==> flow/design.v <==
package typedefs;
parameter NUM_OPS  = 32;
parameter WIDTH_OP = $clog2(NUM_OPS);
typedef enum logic[WIDTH_OP-1:0] {ALU_ADD , ALU_SUB , ALU_NOT , ALU_AND , ALU_OR , ALU_XOR , ALU_SLL , ALU_SRL , ALU_SLA , ALU_SRA , EQ , GRT , GTU , GTE , LTE , GEU , LEU, ALU_BSL} alu_opcode_t;
typedef enum logic[5:0] {
    ADD   = 6'b000000,
    SUB   = 6'b000001,
    NOT   = 6'b000010,
    AND   = 6'b000011,
    OR    = 6'b000100,
    XOR   = 6'b000101,
    SLL   = 6'b000110,
    SRL   = 6'b000111,
    SRA   = 6'b001000,
    ADDI  = 6'b001001,
    LUI   = 6'b001010,
    ANDI  = 6'b001011,
    ORI   = 6'b001100,
    XORI  = 6'b001101,
    BEQ   = 6'b001110,
    BNE   = 6'b001111,
    BLT   = 6'b010000,
    BGT   = 6'b010001,
    BGE   = 6'b010010,
    BLE   = 6'b010011,
    BLTU  = 6'b010100,
    BGTU  = 6'b010101,
    BGEU  = 6'b010110,
    BLEU  = 6'b010111,
    JAL   = 6'b011000,
    LW    = 6'b011001,
    SW    = 6'b011010,
    LAD   = 6'b011011,
    LOA   = 6'b011100
} opcode_t;
endpackage
module Mux2x1
( 
  input  [15:0] a   ,
  input  [15:0] b   ,
  input  sel ,
  output [15:0] out 
);
logic [15:0] aux;
assign out = aux;
always_comb begin
        aux = (sel == 1'b1) ? b : a;
end
endmodule
module Reg
#(
    parameter WIDTH = 16
)
(
    input  [WIDTH-1:0]  in,
    input               clk,
    input               rst,
    output [WIDTH-1:0]  out
);
logic [WIDTH-1:0] aux;
assign out = aux;
always_ff @(posedge clk or negedge rst) begin
    if (!rst) begin
        aux <= '0;
    end
    else begin
        aux <= in;
    end
end
endmodule
module RegFile
#(
    parameter WIDTH = 16,
    parameter DEPTH = 32,
    parameter ADDR_SIZE = $clog2(DEPTH)
)
(
    input  [ADDR_SIZE-1:0] a1,
    input  [ADDR_SIZE-1:0] a2,
    input  [WIDTH-1:0]     wdata,
    input                  we,
    input                  clk,
    input                  rst,
    output [WIDTH-1:0]     rd1,
    output [WIDTH-1:0]     rd2
);
logic [WIDTH-1:0] file [DEPTH-1:0];  
logic [WIDTH-1:0] out1, out2;
assign rd1 = out1;
assign rd2 = out2;
always_comb begin
	out1 = file[a1];
	out2 = file[a2];
end
always_ff @(negedge clk or negedge rst) begin
    if (!rst) begin
        integer i;
        for (i = 0; i < DEPTH; i = i + 1) begin
            file[i] <= '0;
        end
    end else if (we) begin
        file[a2] <= wdata;
    end
end
endmodule
import typedefs::*;
module ALU
#(
    parameter WIDTH    = 16
)
(
    input  [WIDTH-1:0]    a     ,
    input  [WIDTH-1:0]    b     ,
    input  typedefs::alu_opcode_t       opcode,
    output [WIDTH-1:0]    out   ,
    output                comp
);
logic [WIDTH-1:0] aux_out;
logic             aux_comp;
assign out = aux_out;
assign comp = aux_comp;
always_comb begin
    case (opcode)
        ALU_ADD : begin
            aux_out = (a + b);
            aux_comp = '0;
        end
        ALU_SUB : begin
            aux_out = (a - b);
            aux_comp = '0;
        end
        ALU_NOT : begin
            aux_out = ~a;
            aux_comp = '0;
        end
        ALU_AND : begin
            aux_out = (a & b);
            aux_comp = '0;
        end
        ALU_OR  : begin
            aux_out = (a | b);
            aux_comp = '0;
        end
        ALU_XOR : begin
            aux_out = (a ^ b);
            aux_comp = '0;
        end
        ALU_SLL : begin
            aux_out = (a << b);
            aux_comp = '0;
        end
        ALU_SRL : begin
            aux_out = (a >> b);
            aux_comp = '0;
        end
        ALU_SLA : begin
            aux_out = (a <<< b);
            aux_comp = '0;
        end
        ALU_SRA : begin
            aux_out = (a >>> b);
            aux_comp = '0;
        end
        EQ  : begin
            aux_out = '0;
            aux_comp = (signed'(a) == signed'(b)) ? '1 : '0;
        end
        GRT : begin
            aux_out = '0;
            aux_comp = (signed'(a) > signed'(b)) ? '1 : '0;
        end
        GTU : begin
            aux_out = '0;
            aux_comp = (a > b) ? '1 : '0;
        end
        GTE : begin
            aux_out = '0;
            aux_comp = (signed'(a) >= signed'(b)) ? '1 : '0;
        end
        LTE : begin
            aux_out = '0;
            aux_comp = (signed'(a) <= signed'(b)) ? '1 : '0;
        end
        GEU : begin
            aux_out = '0;
            aux_comp = (a >= b) ? '1 : '0;
        end
        LEU : begin
            aux_out = '0;
            aux_comp = (a <= b) ? '1 : '0;
        end
		  ALU_BSL : begin		 
            aux_out = (b << 8);
            aux_comp = '0;
        end
        default : begin
            aux_out = '0;
            aux_comp = '0;
        end
    endcase
end
endmodule
import typedefs::*;
module Controller
(
    input  logic        clk       ,
    input  typedefs::opcode_t     op        ,
    input  logic        comp      ,
    output logic        sel_PC    ,
    output logic        sum_imm   ,
    output logic        store_pc  ,
    output logic        reg_we    ,
    output logic        alu_imm   ,
    output typedefs::alu_opcode_t alu_ctrl  ,
    output logic        alu_bypass,
	 output logic			alu_feedback_in,
    output logic        mem_we    ,
    output logic        mem_bypass
);
always_comb begin
    case(op)
        ADD  : begin
            sel_PC     = '0;
            sum_imm    = '0;
            store_pc   = '0;
            reg_we     = '0;
            alu_imm    = '0;
            alu_ctrl   = ALU_ADD;
            alu_bypass = '0;
				alu_feedback_in = '0;
            mem_we     = '0;
            mem_bypass = '0;        
        end
        SUB  : begin
            sel_PC     = '0;
            sum_imm    = '0;
            store_pc   = '0;
            reg_we     = '0;
            alu_imm    = '0;
            alu_ctrl   = ALU_SUB;
            alu_bypass = '0;
				alu_feedback_in = '0;
            mem_we     = '0;
            mem_bypass = '0;        
        end
        NOT : begin
            sel_PC     = '0;
            sum_imm    = '0;
            store_pc   = '0;
            reg_we     = '0;
            alu_imm    = '0;
            alu_ctrl   = ALU_NOT;
            alu_bypass = '0;
				alu_feedback_in = '0;
            mem_we     = '0;
            mem_bypass = '0;        
        end
        AND  : begin
            sel_PC     = '0;
            sum_imm    = '0;
            store_pc   = '0;
            reg_we     = '0;
            alu_imm    = '0;
            alu_ctrl   = ALU_AND;
            alu_bypass = '0;
				alu_feedback_in = '0;
            mem_we     = '0;
            mem_bypass = '0;        
        end
        OR   : begin
            sel_PC     = '0;
            sum_imm    = '0;
            store_pc   = '0;
            reg_we     = '0;
            alu_imm    = '0;
            alu_ctrl   = ALU_OR;
            alu_bypass = '0;
				alu_feedback_in = '0;
            mem_we     = '0;
            mem_bypass = '0;        
        end
        XOR  : begin
            sel_PC     = '0;
            sum_imm    = '0;
            store_pc   = '0;
            reg_we     = '0;
            alu_imm    = '0;
            alu_ctrl   = ALU_XOR;
            alu_bypass = '0;
				alu_feedback_in = '0;
            mem_we     = '0;
            mem_bypass = '0;        
        end
        SLL  : begin
            sel_PC     = '0;
            sum_imm    = '0;
            store_pc   = '0;
            reg_we     = '0;
            alu_imm    = '0;
            alu_ctrl   = ALU_SLL;
            alu_bypass = '0;
				alu_feedback_in = '0;
            mem_we     = '0;
            mem_bypass = '0;        
        end
        SRL  : begin
            sel_PC     = '0;
            sum_imm    = '0;
            store_pc   = '0;
            reg_we     = '0;
            alu_imm    = '0;
            alu_ctrl   = ALU_SRL;
            alu_bypass = '0;
				alu_feedback_in = '0;
            mem_we     = '0;
            mem_bypass = '0;        
        end
        SRA  : begin
            sel_PC     = '0;
            sum_imm    = '0;
            store_pc   = '0;
            reg_we     = '0;
            alu_imm    = '0;
            alu_ctrl   = ALU_SRA;
            alu_bypass = '0;
				alu_feedback_in = '0;
            mem_we     = '0;
            mem_bypass = '0;        
        end
        ADDI : begin
            sel_PC     = '0;
            sum_imm    = '0;
            store_pc   = '0;
            reg_we     = '0;
            alu_imm    = '1;
            alu_ctrl   = ALU_ADD;
            alu_bypass = '0;
				alu_feedback_in = '1;
            mem_we     = '0;
            mem_bypass = '0;        
        end
        LUI  : begin
            sel_PC     = '0;
            sum_imm    = '0;
            store_pc   = '0;
            reg_we     = '0;
            alu_imm    = '1;
            alu_ctrl   = ALU_BSL;
            alu_bypass = '0;
				alu_feedback_in = '0;
            mem_we     = '0;
            mem_bypass = '0;        
        end
        ANDI : begin
            sel_PC     = '0;
            sum_imm    = '0;
            store_pc   = '0;
            reg_we     = '0;
            alu_imm    = '1;
            alu_ctrl   = ALU_AND;
            alu_bypass = '0;
				alu_feedback_in = '1;
            mem_we     = '0;
            mem_bypass = '0;        
        end
        ORI  : begin
            sel_PC     = '0;
            sum_imm    = '0;
            store_pc   = '0;
            reg_we     = '0;
            alu_imm    = '1;
            alu_ctrl   = ALU_OR;
            alu_bypass = '0;
				alu_feedback_in = '1;
            mem_we     = '0;
            mem_bypass = '0;        
        end
        XORI : begin
            sel_PC     = '0;
            sum_imm    = '0;
            store_pc   = '0;
            reg_we     = '0;
            alu_imm    = '1;
            alu_ctrl   = ALU_XOR;
            alu_bypass = '0;
				alu_feedback_in = '1;
            mem_we     = '0;
            mem_bypass = '0;        
        end
        BEQ  : begin
            sel_PC     = '0;
            if(comp == '1) 
                sum_imm = '1;
            else
                sum_imm = '0;
            store_pc   = '0;
            reg_we     = '0;
            alu_imm    = '0;
            alu_ctrl   = EQ;
				alu_feedback_in = '0;
            alu_bypass = '0;
            mem_we     = '0;
            mem_bypass = '0;
        end
        BNE  : begin
            sel_PC     = '0;
            if(comp == '0) 
                sum_imm = '1;
            else
                sum_imm = '0;
            store_pc   = '0;
            reg_we     = '0;
            alu_imm    = '0;
            alu_ctrl   = EQ;
				alu_feedback_in = '0;
            alu_bypass = '0;
            mem_we     = '0;
            mem_bypass = '0;
        end
        BGT  : begin
            sel_PC     = '0;
            if(comp == '1) 
                sum_imm = '1;
            else
                sum_imm = '0;
            store_pc   = '0;
            reg_we     = '0;
            alu_imm    = '0;
            alu_ctrl   = GRT;
				alu_feedback_in = '0;
            alu_bypass = '0;
            mem_we     = '0;
            mem_bypass = '0;
        end
        BLT  : begin
            sel_PC     = '0;
            if(comp == '0) 
                sum_imm = '1;
            else
                sum_imm = '0;
            store_pc   = '0;
            reg_we     = '0;
            alu_imm    = '0;
            alu_ctrl   = GRT;
				alu_feedback_in = '0;
            alu_bypass = '0;
            mem_we     = '0;
            mem_bypass = '0;
        end
        BGE  : begin
            sel_PC     = '0;
            if(comp == '1) 
                sum_imm = '1;
            else
                sum_imm = '0;
            store_pc   = '0;
            reg_we     = '0;
            alu_imm    = '0;
            alu_ctrl   = GTE;
				alu_feedback_in = '0;
            alu_bypass = '0;
            mem_we     = '0;
            mem_bypass = '0;
        end
        BLE : begin
            sel_PC     = '0;
            if(comp == '1) 
                sum_imm = '1;
            else
                sum_imm = '0;
            store_pc   = '0;
            reg_we     = '0;
            alu_imm    = '0;
            alu_ctrl   = LTE;
				alu_feedback_in = '0;
            alu_bypass = '0;
            mem_we     = '0;
            mem_bypass = '0;
        end
        BGTU : begin
            sel_PC     = '0;
            if(comp == '1) 
                sum_imm = '1;
            else
                sum_imm = '0;
            store_pc   = '0;
            reg_we     = '0;
            alu_imm    = '0;
            alu_ctrl   = GTU;
				alu_feedback_in = '0;
            alu_bypass = '0;
            mem_we     = '0;
            mem_bypass = '0;
        end
        BLTU : begin
            sel_PC     = '0;
            if(comp == '0) 
                sum_imm = '1;
            else
                sum_imm = '0;
            store_pc   = '0;
            reg_we     = '0;
            alu_imm    = '0;
            alu_ctrl   = GTU;
				alu_feedback_in = '0;
            alu_bypass = '0;
            mem_we     = '0;
            mem_bypass = '0;
        end
        BGEU : begin
            sel_PC     = '0;
            if(comp == '1) 
                sum_imm = '1;
            else
                sum_imm = '0;
            store_pc   = '0;
            reg_we     = '0;
            alu_imm    = '0;
            alu_ctrl   = GEU;
				alu_feedback_in = '0;
            alu_bypass = '0;
            mem_we     = '0;
            mem_bypass = '0;
        end
        BLEU : begin
            sel_PC     = '0;
            if(comp == '1) 
                sum_imm = '1;
            else
                sum_imm = '0;
            store_pc   = '0;
            reg_we     = '0;
            alu_imm    = '0;
            alu_ctrl   = LEU;
				alu_feedback_in = '0;
            alu_bypass = '0;
            mem_we     = '0;
            mem_bypass = '0;
        end
        JAL  : begin
            sel_PC     = '1;
            sum_imm    = '0;
            store_pc   = '1;
            reg_we     = '1;
            alu_imm    = '0;
            alu_ctrl   = ALU_ADD;
            alu_bypass = '0;
				alu_feedback_in = '0;
            mem_we     = '0;
            mem_bypass = '0;
        end
        LW   : begin
            sel_PC     = '0;
            sum_imm    = '0;
            store_pc   = '0;
            reg_we     = '1;
            alu_imm    = '0;
            alu_ctrl   = ALU_ADD;
            alu_bypass = '0;
				alu_feedback_in = '0;
            mem_we     = '0;
            mem_bypass = '0;
        end
        SW   : begin
            sel_PC     = '0;
            sum_imm    = '0;
            store_pc   = '0;
            reg_we     = '0;
            alu_imm    = '0;
            alu_ctrl   = ALU_ADD;
            alu_bypass = '0;
				alu_feedback_in = '0;
            mem_we     = '1;
            mem_bypass = '0;
        end
        LAD  : begin
            sel_PC     = '0;
            sum_imm    = '0;
            store_pc   = '0;
            reg_we     = '1;
            alu_imm    = '0;
            alu_ctrl   = ALU_ADD;
            alu_bypass = '0;
				alu_feedback_in = '0;
            mem_we     = '0;
            mem_bypass = '1;
        end
        LOA  : begin
            sel_PC     = '0;
            sum_imm    = '0;
            store_pc   = '0;
            reg_we     = '0;
            alu_imm    = '0;
            alu_ctrl   = ALU_ADD;
            alu_bypass = '1;
				alu_feedback_in = '0;
            mem_we     = '0;
            mem_bypass = '0;
        end
        default : begin
            sel_PC     = '0;
            sum_imm    = '0;
            store_pc   = '0;
            reg_we     = '0;
            alu_imm    = '0;
            alu_ctrl   = ALU_ADD;
            alu_bypass = '0;
				alu_feedback_in = '0;
            mem_we     = '0;
            mem_bypass = '0;
        end
    endcase
end
endmodule
import typedefs::*;
module SingleCycle_Top
(
	input				CLK	,
	input				RST	,
	output [9:0]	IMEM_ADDR	,
	input	 [15:0]	IMEM_RDATA	,
	output [9:0]	DMEM_ADDR	,
	output [15:0]	DMEM_WDATA	,
	output			DMEM_WE		,
	input	 [15:0]	DMEM_RDATA
);
	wire [15:0] sel_pc_out;
	wire [15:0] pc_out;
	wire [15:0] im_out;
	wire [15:0] alu_in;
	wire [15:0] rd1;
	wire [15:0] rd2;
	wire [15:0] alu_imm_out;
	wire [15:0] alu_out;
	wire [15:0] alu_bypass_out;
	wire [15:0] aux_out;
	wire [15:0] mem_out;
	wire [15:0] mem_bypass_out;
	wire [15:0] store_pc_out;
	wire [15:0] sum_imm_out;
	wire               comp;
	wire               sel_pc;    
	wire               sum_imm;   
	wire               store_pc;  
	wire               reg_we;    
	wire               alu_imm;   
	typedefs::alu_opcode_t alu_ctrl;  
	wire               alu_bypass;
	wire					 alu_feedback_in;
	wire               mem_we;    
	wire               mem_bypass;
	Controller control_block(
		.clk(CLK), 
		.op(typedefs::opcode_t'(im_out[15:10])), 
		.comp(comp), 
		.sel_PC(sel_pc), 
		.sum_imm(sum_imm), 
		.store_pc(store_pc), 
		.reg_we(reg_we), 
		.alu_imm(alu_imm), 
		.alu_ctrl(alu_ctrl), 
		.alu_bypass(alu_bypass),
		.alu_feedback_in(alu_feedback_in),
		.mem_we(mem_we), 
		.mem_bypass(mem_bypass)
	);
	Mux2x1 feedback_mux(
		.a(rd1), 
		.b(aux_out), 
		.sel(alu_feedback_in), 
		.out(alu_in)
	);
	Mux2x1 pc_mux(
		.a(pc_out + sum_imm_out), 
		.b(aux_out), 
		.sel(sel_pc), 
		.out(sel_pc_out)
	);
	Mux2x1 sum_imm_mux(
		.a(16'h1), 
		.b(aux_out), 
		.sel(sum_imm), 
		.out(sum_imm_out)
	);
	Reg pc(
		.in(sel_pc_out), 
		.clk(CLK),
		.rst(RST), 
		.out(pc_out)
	);
	assign IMEM_ADDR = pc_out[9:0];
	assign im_out    = IMEM_RDATA;
	RegFile reg_file(
		.a1(im_out[9:5]), 
		.a2(im_out[4:0]), 
		.wdata(store_pc_out), 
		.we(reg_we), 
		.clk(CLK),
		.rst(RST),
		.rd1(rd1), 
		.rd2(rd2)
	);
	Mux2x1 alu_imm_mux(
		.a(rd2), 
		.b({8'h0, im_out[7:0]}), 
		.sel(alu_imm), 
		.out(alu_imm_out)
	);
	ALU my_alu(
		.a(alu_in), 
		.b(alu_imm_out), 
		.opcode(alu_ctrl), 
		.out(alu_out), 
		.comp(comp)
	);
	Mux2x1 alu_bypass_mux(
		.a(alu_out), 
		.b(alu_imm_out), 
		.sel(alu_bypass), 
		.out(alu_bypass_out)
	);
	Reg aux(
		.in(alu_bypass_out), 
		.clk(CLK), 
		.rst(RST),
		.out(aux_out)
	);
	assign DMEM_ADDR  = aux_out[9:0];
	assign DMEM_WDATA = rd2;
	assign DMEM_WE    = mem_we;
	assign mem_out    = DMEM_RDATA;
	Mux2x1 mem_bypass_mux(
		.a(mem_out), 
		.b(aux_out), 
		.sel(mem_bypass), 
		.out(mem_bypass_out)
	);
	Mux2x1 store_pc_mux(
		.a(mem_bypass_out), 
		.b(pc_out), 
		.sel(store_pc), 
		.out(store_pc_out)
	);
endmodule
* Tool chain data of SingleCycle_Top
Tool output for the design above, in the order of the flow.
Line numbers count from 1 in the design file above.
Cell names lack the library's common part.
The mark -- stands for no value.
- Design top :: SingleCycle_Top
- Clock input :: CLK
- Standard-cell library :: sky130hd
- Timing corner :: tt_025C_1v80

* Word level
Yosys after proc, flatten, opt, wreduce and memory -nomap, before mapping. Enables and synchronous resets that opt folds into registers are not counted as muxes. Print and check cells are not counted.
- Register bits after elaboration :: 544
- Input port bits :: 34
- Output and inout port bits :: 37
- Cells after elaboration :: 234
- Add/subtract/negate cells :: 3
- Order comparisons :: 6
- Eq/ne operators :: 108
- Shifts and indexed selects :: 4
- Muxes and demuxes :: 29
- Bitwise operators :: 4
- Reduce/logical cells :: 46
** Operators with widths (count)
- case mux 16 bit (select 32 bit) :: 2
- case mux 16 bit (select 11 bit) :: 1
- == test 5 bit (second input constant) :: 34
- == test 5 x 4 -> 1 bit (second input constant) :: 24
- two-way mux 16 bit :: 7
- case mux 5 bit (select 16 bit) :: 1
- == test 6 x 5 -> 1 bit (second input constant) :: 13
- AND reduction 2 bit :: 32
- == test 5 x 3 -> 1 bit (second input constant) :: 12
- == test 6 x 4 -> 1 bit (second input constant) :: 8
- adder 16 bit :: 2
- greater-or-equal comparator 16 bit :: 2
- greater-than comparator 16 bit :: 2
- <= comparator 16 bit :: 2
- == test 5 x 2 -> 1 bit (second input constant) :: 6
- == test 6 x 3 -> 1 bit (second input constant) :: 4
- subtractor 16 bit :: 1
- == test 16 bit :: 1
- bitwise AND 16 bit :: 1
- OR 16 bit :: 1
- XOR 16 bit :: 1
- left shift 16 x 16 -> 16 bit :: 1
- >> shifter 16 x 16 -> 16 bit :: 1
- <<< shifter 16 x 16 -> 16 bit :: 1
- >>> shifter 16 x 16 -> 16 bit :: 1
- inverter 16 bit :: 1
- two-way mux 1 bit :: 16
- == test 5 x 1 -> 1 bit (second input constant) :: 3
Not listed: further kinds 10, cells in them 19.

* Logic depth
Yosys ltp: most cells in a row. Word level: on the elaborated netlist, between registers, memories and ports. Mapped: between sequential cells and ports; inverters and the memories' decode and read muxes count.
- Depth in word-level cells :: 12
- ABC_AREA :: 0
- Mapped depth :: 38
- Depth with buffers taken out :: 34

* Netlist
The flow's flattened synthesis, as Yosys stat reports it; memories are mapped. The netlist is that of the ABC_AREA named above (0 if unset); the other value can give another one.
Totals and module areas in this step are rounded.
- Cell count :: 4095
- Cell area after synthesis :: 33700 µm²
- Sequential part of the area :: 13600 µm²
- Flip-flops :: 544
- Buffers :: 401
** Cell types
- dfrtn_1 :: count 512, total area 1.28E+04 µm²
- o21ai_0 :: count 592, total area 2.96E+03 µm²
- nand2_1 :: count 643, total area 2.41E+03 µm²
- nand3_1 :: count 427, total area 2137.05 µm²
- and3_1 :: count 156, total area 975.936 µm²
- clkbuf_1 :: count 236, total area 885.85 µm²
- dfrtp_1 :: count 32, total area 800.768 µm²
- ha_1 :: count 63, total area 788.256 µm²
- nand4_1 :: count 124, total area 775.744 µm²
- mux2i_1 :: count 63, total area 630.605 µm²
- a22oi_1 :: count 82, total area 615.59 µm²
- nor2_1 :: count 141, total area 529.258 µm²
- a21oi_1 :: count 101, total area 505.485 µm²
- buf_2 :: count 88, total area 440.422 µm²
- a2111oi_0 :: count 45, total area 394.128 µm²
- a32oi_1 :: count 38, total area 332.819 µm²
- buf_4 :: count 37, total area 277.766 µm²
- inv_1 :: count 66, total area 247.738 µm²
Not listed: further types 96, cells in them 649.
By module: a second synthesis without flattening, with its own total; a netlist apart from the flattened one above.
- Cell total of the unflattened synthesis :: 3570
- Area (unflattened synthesis) :: 36000 µm²
Rows give one instance, submodules left out.
** By module
- RegFile :: instances 1, cells 2634, area 28000 µm², seq. area 12800 µm²
- ALU :: instances 1, cells 612, area 4260 µm², seq. area 0.0 µm²
- Mux2x1 :: instances 7, cells 18, area 249 µm², seq. area 0.0 µm²
- SingleCycle_Top :: instances 1, cells 106, area 813 µm², seq. area 0.0 µm²
- Reg :: instances 2, cells 16, area 400 µm², seq. area 400 µm²
- Controller :: instances 1, cells 60, area 355 µm², seq. area 0.0 µm²

## Implementation results

Design SingleCycle_Top on sky130hd. What follows are 3 stored runs of the flow, each under its own settings; their order means nothing. The constraints put input and output delay at 20% of the set period each and load the outputs with 0.01 pF.
Measured values are rounded.

* Run 1
** Files
==> flow/run.sh <==
#!/bin/bash
# the make line also repeats the synthesis and layout settings of config.mk as NAME=value (left out here)
make -C /OpenROAD-flow-scripts/flow DESIGN_CONFIG=/design/flow/config.mk WORK_HOME=/design/flow/orfs CLKGATE_MAP_FILE= finish
==> flow/config.mk <==
export PLATFORM = sky130hd
export DESIGN_NAME = SingleCycle_Top
export DESIGN_NICKNAME = SingleCycle_Top
export VERILOG_FILES = /design/flow/design.v
export SDC_FILE = /design/flow/constraint.sdc
export NUM_CORES = 4
export LEC_CHECK = 0
export ABC_AREA = 0
export CAP_MARGIN = 20
export CELL_PAD_IN_SITES_GLOBAL_PLACEMENT = 1
export CORE_ASPECT_RATIO = 1.62
export CORE_MARGIN = 6
export CORE_UTILIZATION = 37
export PLACE_DENSITY_LB_ADDON = 0.12
export SLEW_MARGIN = 20
==> flow/constraint.sdc <==
create_clock -name core_clock -period 10.1 [get_ports {CLK}]
set_input_delay 2.0200 -clock core_clock [delete_from_list [all_inputs] [get_ports {CLK}]]
set_output_delay 2.0200 -clock core_clock [all_outputs]
set_load 0.01 [all_outputs]
** Results
- Netlist area reported by Yosys :: 33700 µm²
- Full die area :: 98700 µm²
- Standard-cell area after layout :: 44000 µm²
- Setup TNS :: -14.3 ns
- Worst hold slack in the final report :: 0.433 ns
- Setup slack of the critical path :: -1.56 ns

* Run 2
** Files
==> flow/run.sh <==
#!/bin/bash
# the make line also repeats the synthesis and layout settings of config.mk as NAME=value (left out here)
make -C /OpenROAD-flow-scripts/flow DESIGN_CONFIG=/design/flow/config.mk WORK_HOME=/design/flow/orfs CLKGATE_MAP_FILE= finish
==> flow/config.mk <==
export PLATFORM = sky130hd
export DESIGN_NAME = SingleCycle_Top
export DESIGN_NICKNAME = SingleCycle_Top
export VERILOG_FILES = /design/flow/design.v
export SDC_FILE = /design/flow/constraint.sdc
export NUM_CORES = 4
export LEC_CHECK = 0
export CAP_MARGIN = 20
export CORE_ASPECT_RATIO = 1.42
export CORE_MARGIN = 3
export CORE_UTILIZATION = 40
export MAX_ROUTING_LAYER = met4
export SLEW_MARGIN = 20
==> flow/constraint.sdc <==
create_clock -name core_clock -period 16.0 [get_ports {CLK}]
set_input_delay 3.2000 -clock core_clock [delete_from_list [all_inputs] [get_ports {CLK}]]
set_output_delay 3.2000 -clock core_clock [all_outputs]
set_load 0.01 [all_outputs]
** Results
- Netlist area reported by Yosys :: 33700 µm²
- Full die area :: 87900 µm²
- Standard-cell area after layout :: 38200 µm²
- Setup TNS :: 0.000 ns
- Worst hold slack in the final report :: 0.449 ns
- Setup slack of the critical path :: 0.508 ns

* Run 3
** Files
==> flow/run.sh <==
#!/bin/bash
# the make line also repeats the synthesis and layout settings of config.mk as NAME=value (left out here)
make -C /OpenROAD-flow-scripts/flow DESIGN_CONFIG=/design/flow/config.mk WORK_HOME=/design/flow/orfs CLKGATE_MAP_FILE= finish
==> flow/config.mk <==
export PLATFORM = sky130hd
export DESIGN_NAME = SingleCycle_Top
export DESIGN_NICKNAME = SingleCycle_Top
export VERILOG_FILES = /design/flow/design.v
export SDC_FILE = /design/flow/constraint.sdc
export NUM_CORES = 4
export LEC_CHECK = 0
export ABC_AREA = 1
export CAP_MARGIN = 25
export CELL_PAD_IN_SITES_DETAIL_PLACEMENT = 1
export CORE_ASPECT_RATIO = 1.81
export CORE_MARGIN = 8
export CORE_UTILIZATION = 57
export CTS_CLUSTER_DIAMETER = 389
export CTS_CLUSTER_SIZE = 13
export GPL_ROUTABILITY_DRIVEN = 0
export GPL_TIMING_DRIVEN = 1
export HOLD_SLACK_MARGIN = 0.27
export MAX_ROUTING_LAYER = met4
export MIN_ROUTING_LAYER = met2
export PLACE_DENSITY_LB_ADDON = 0.06
export SLEW_MARGIN = 10
export TNS_END_PERCENT = 65
==> flow/constraint.sdc <==
create_clock -name core_clock -period 10.8 [get_ports {CLK}]
set_input_delay 2.1600 -clock core_clock [delete_from_list [all_inputs] [get_ports {CLK}]]
set_output_delay 2.1600 -clock core_clock [all_outputs]
set_load 0.01 [all_outputs]
** Results
No results, placement failed with DPL-0033.
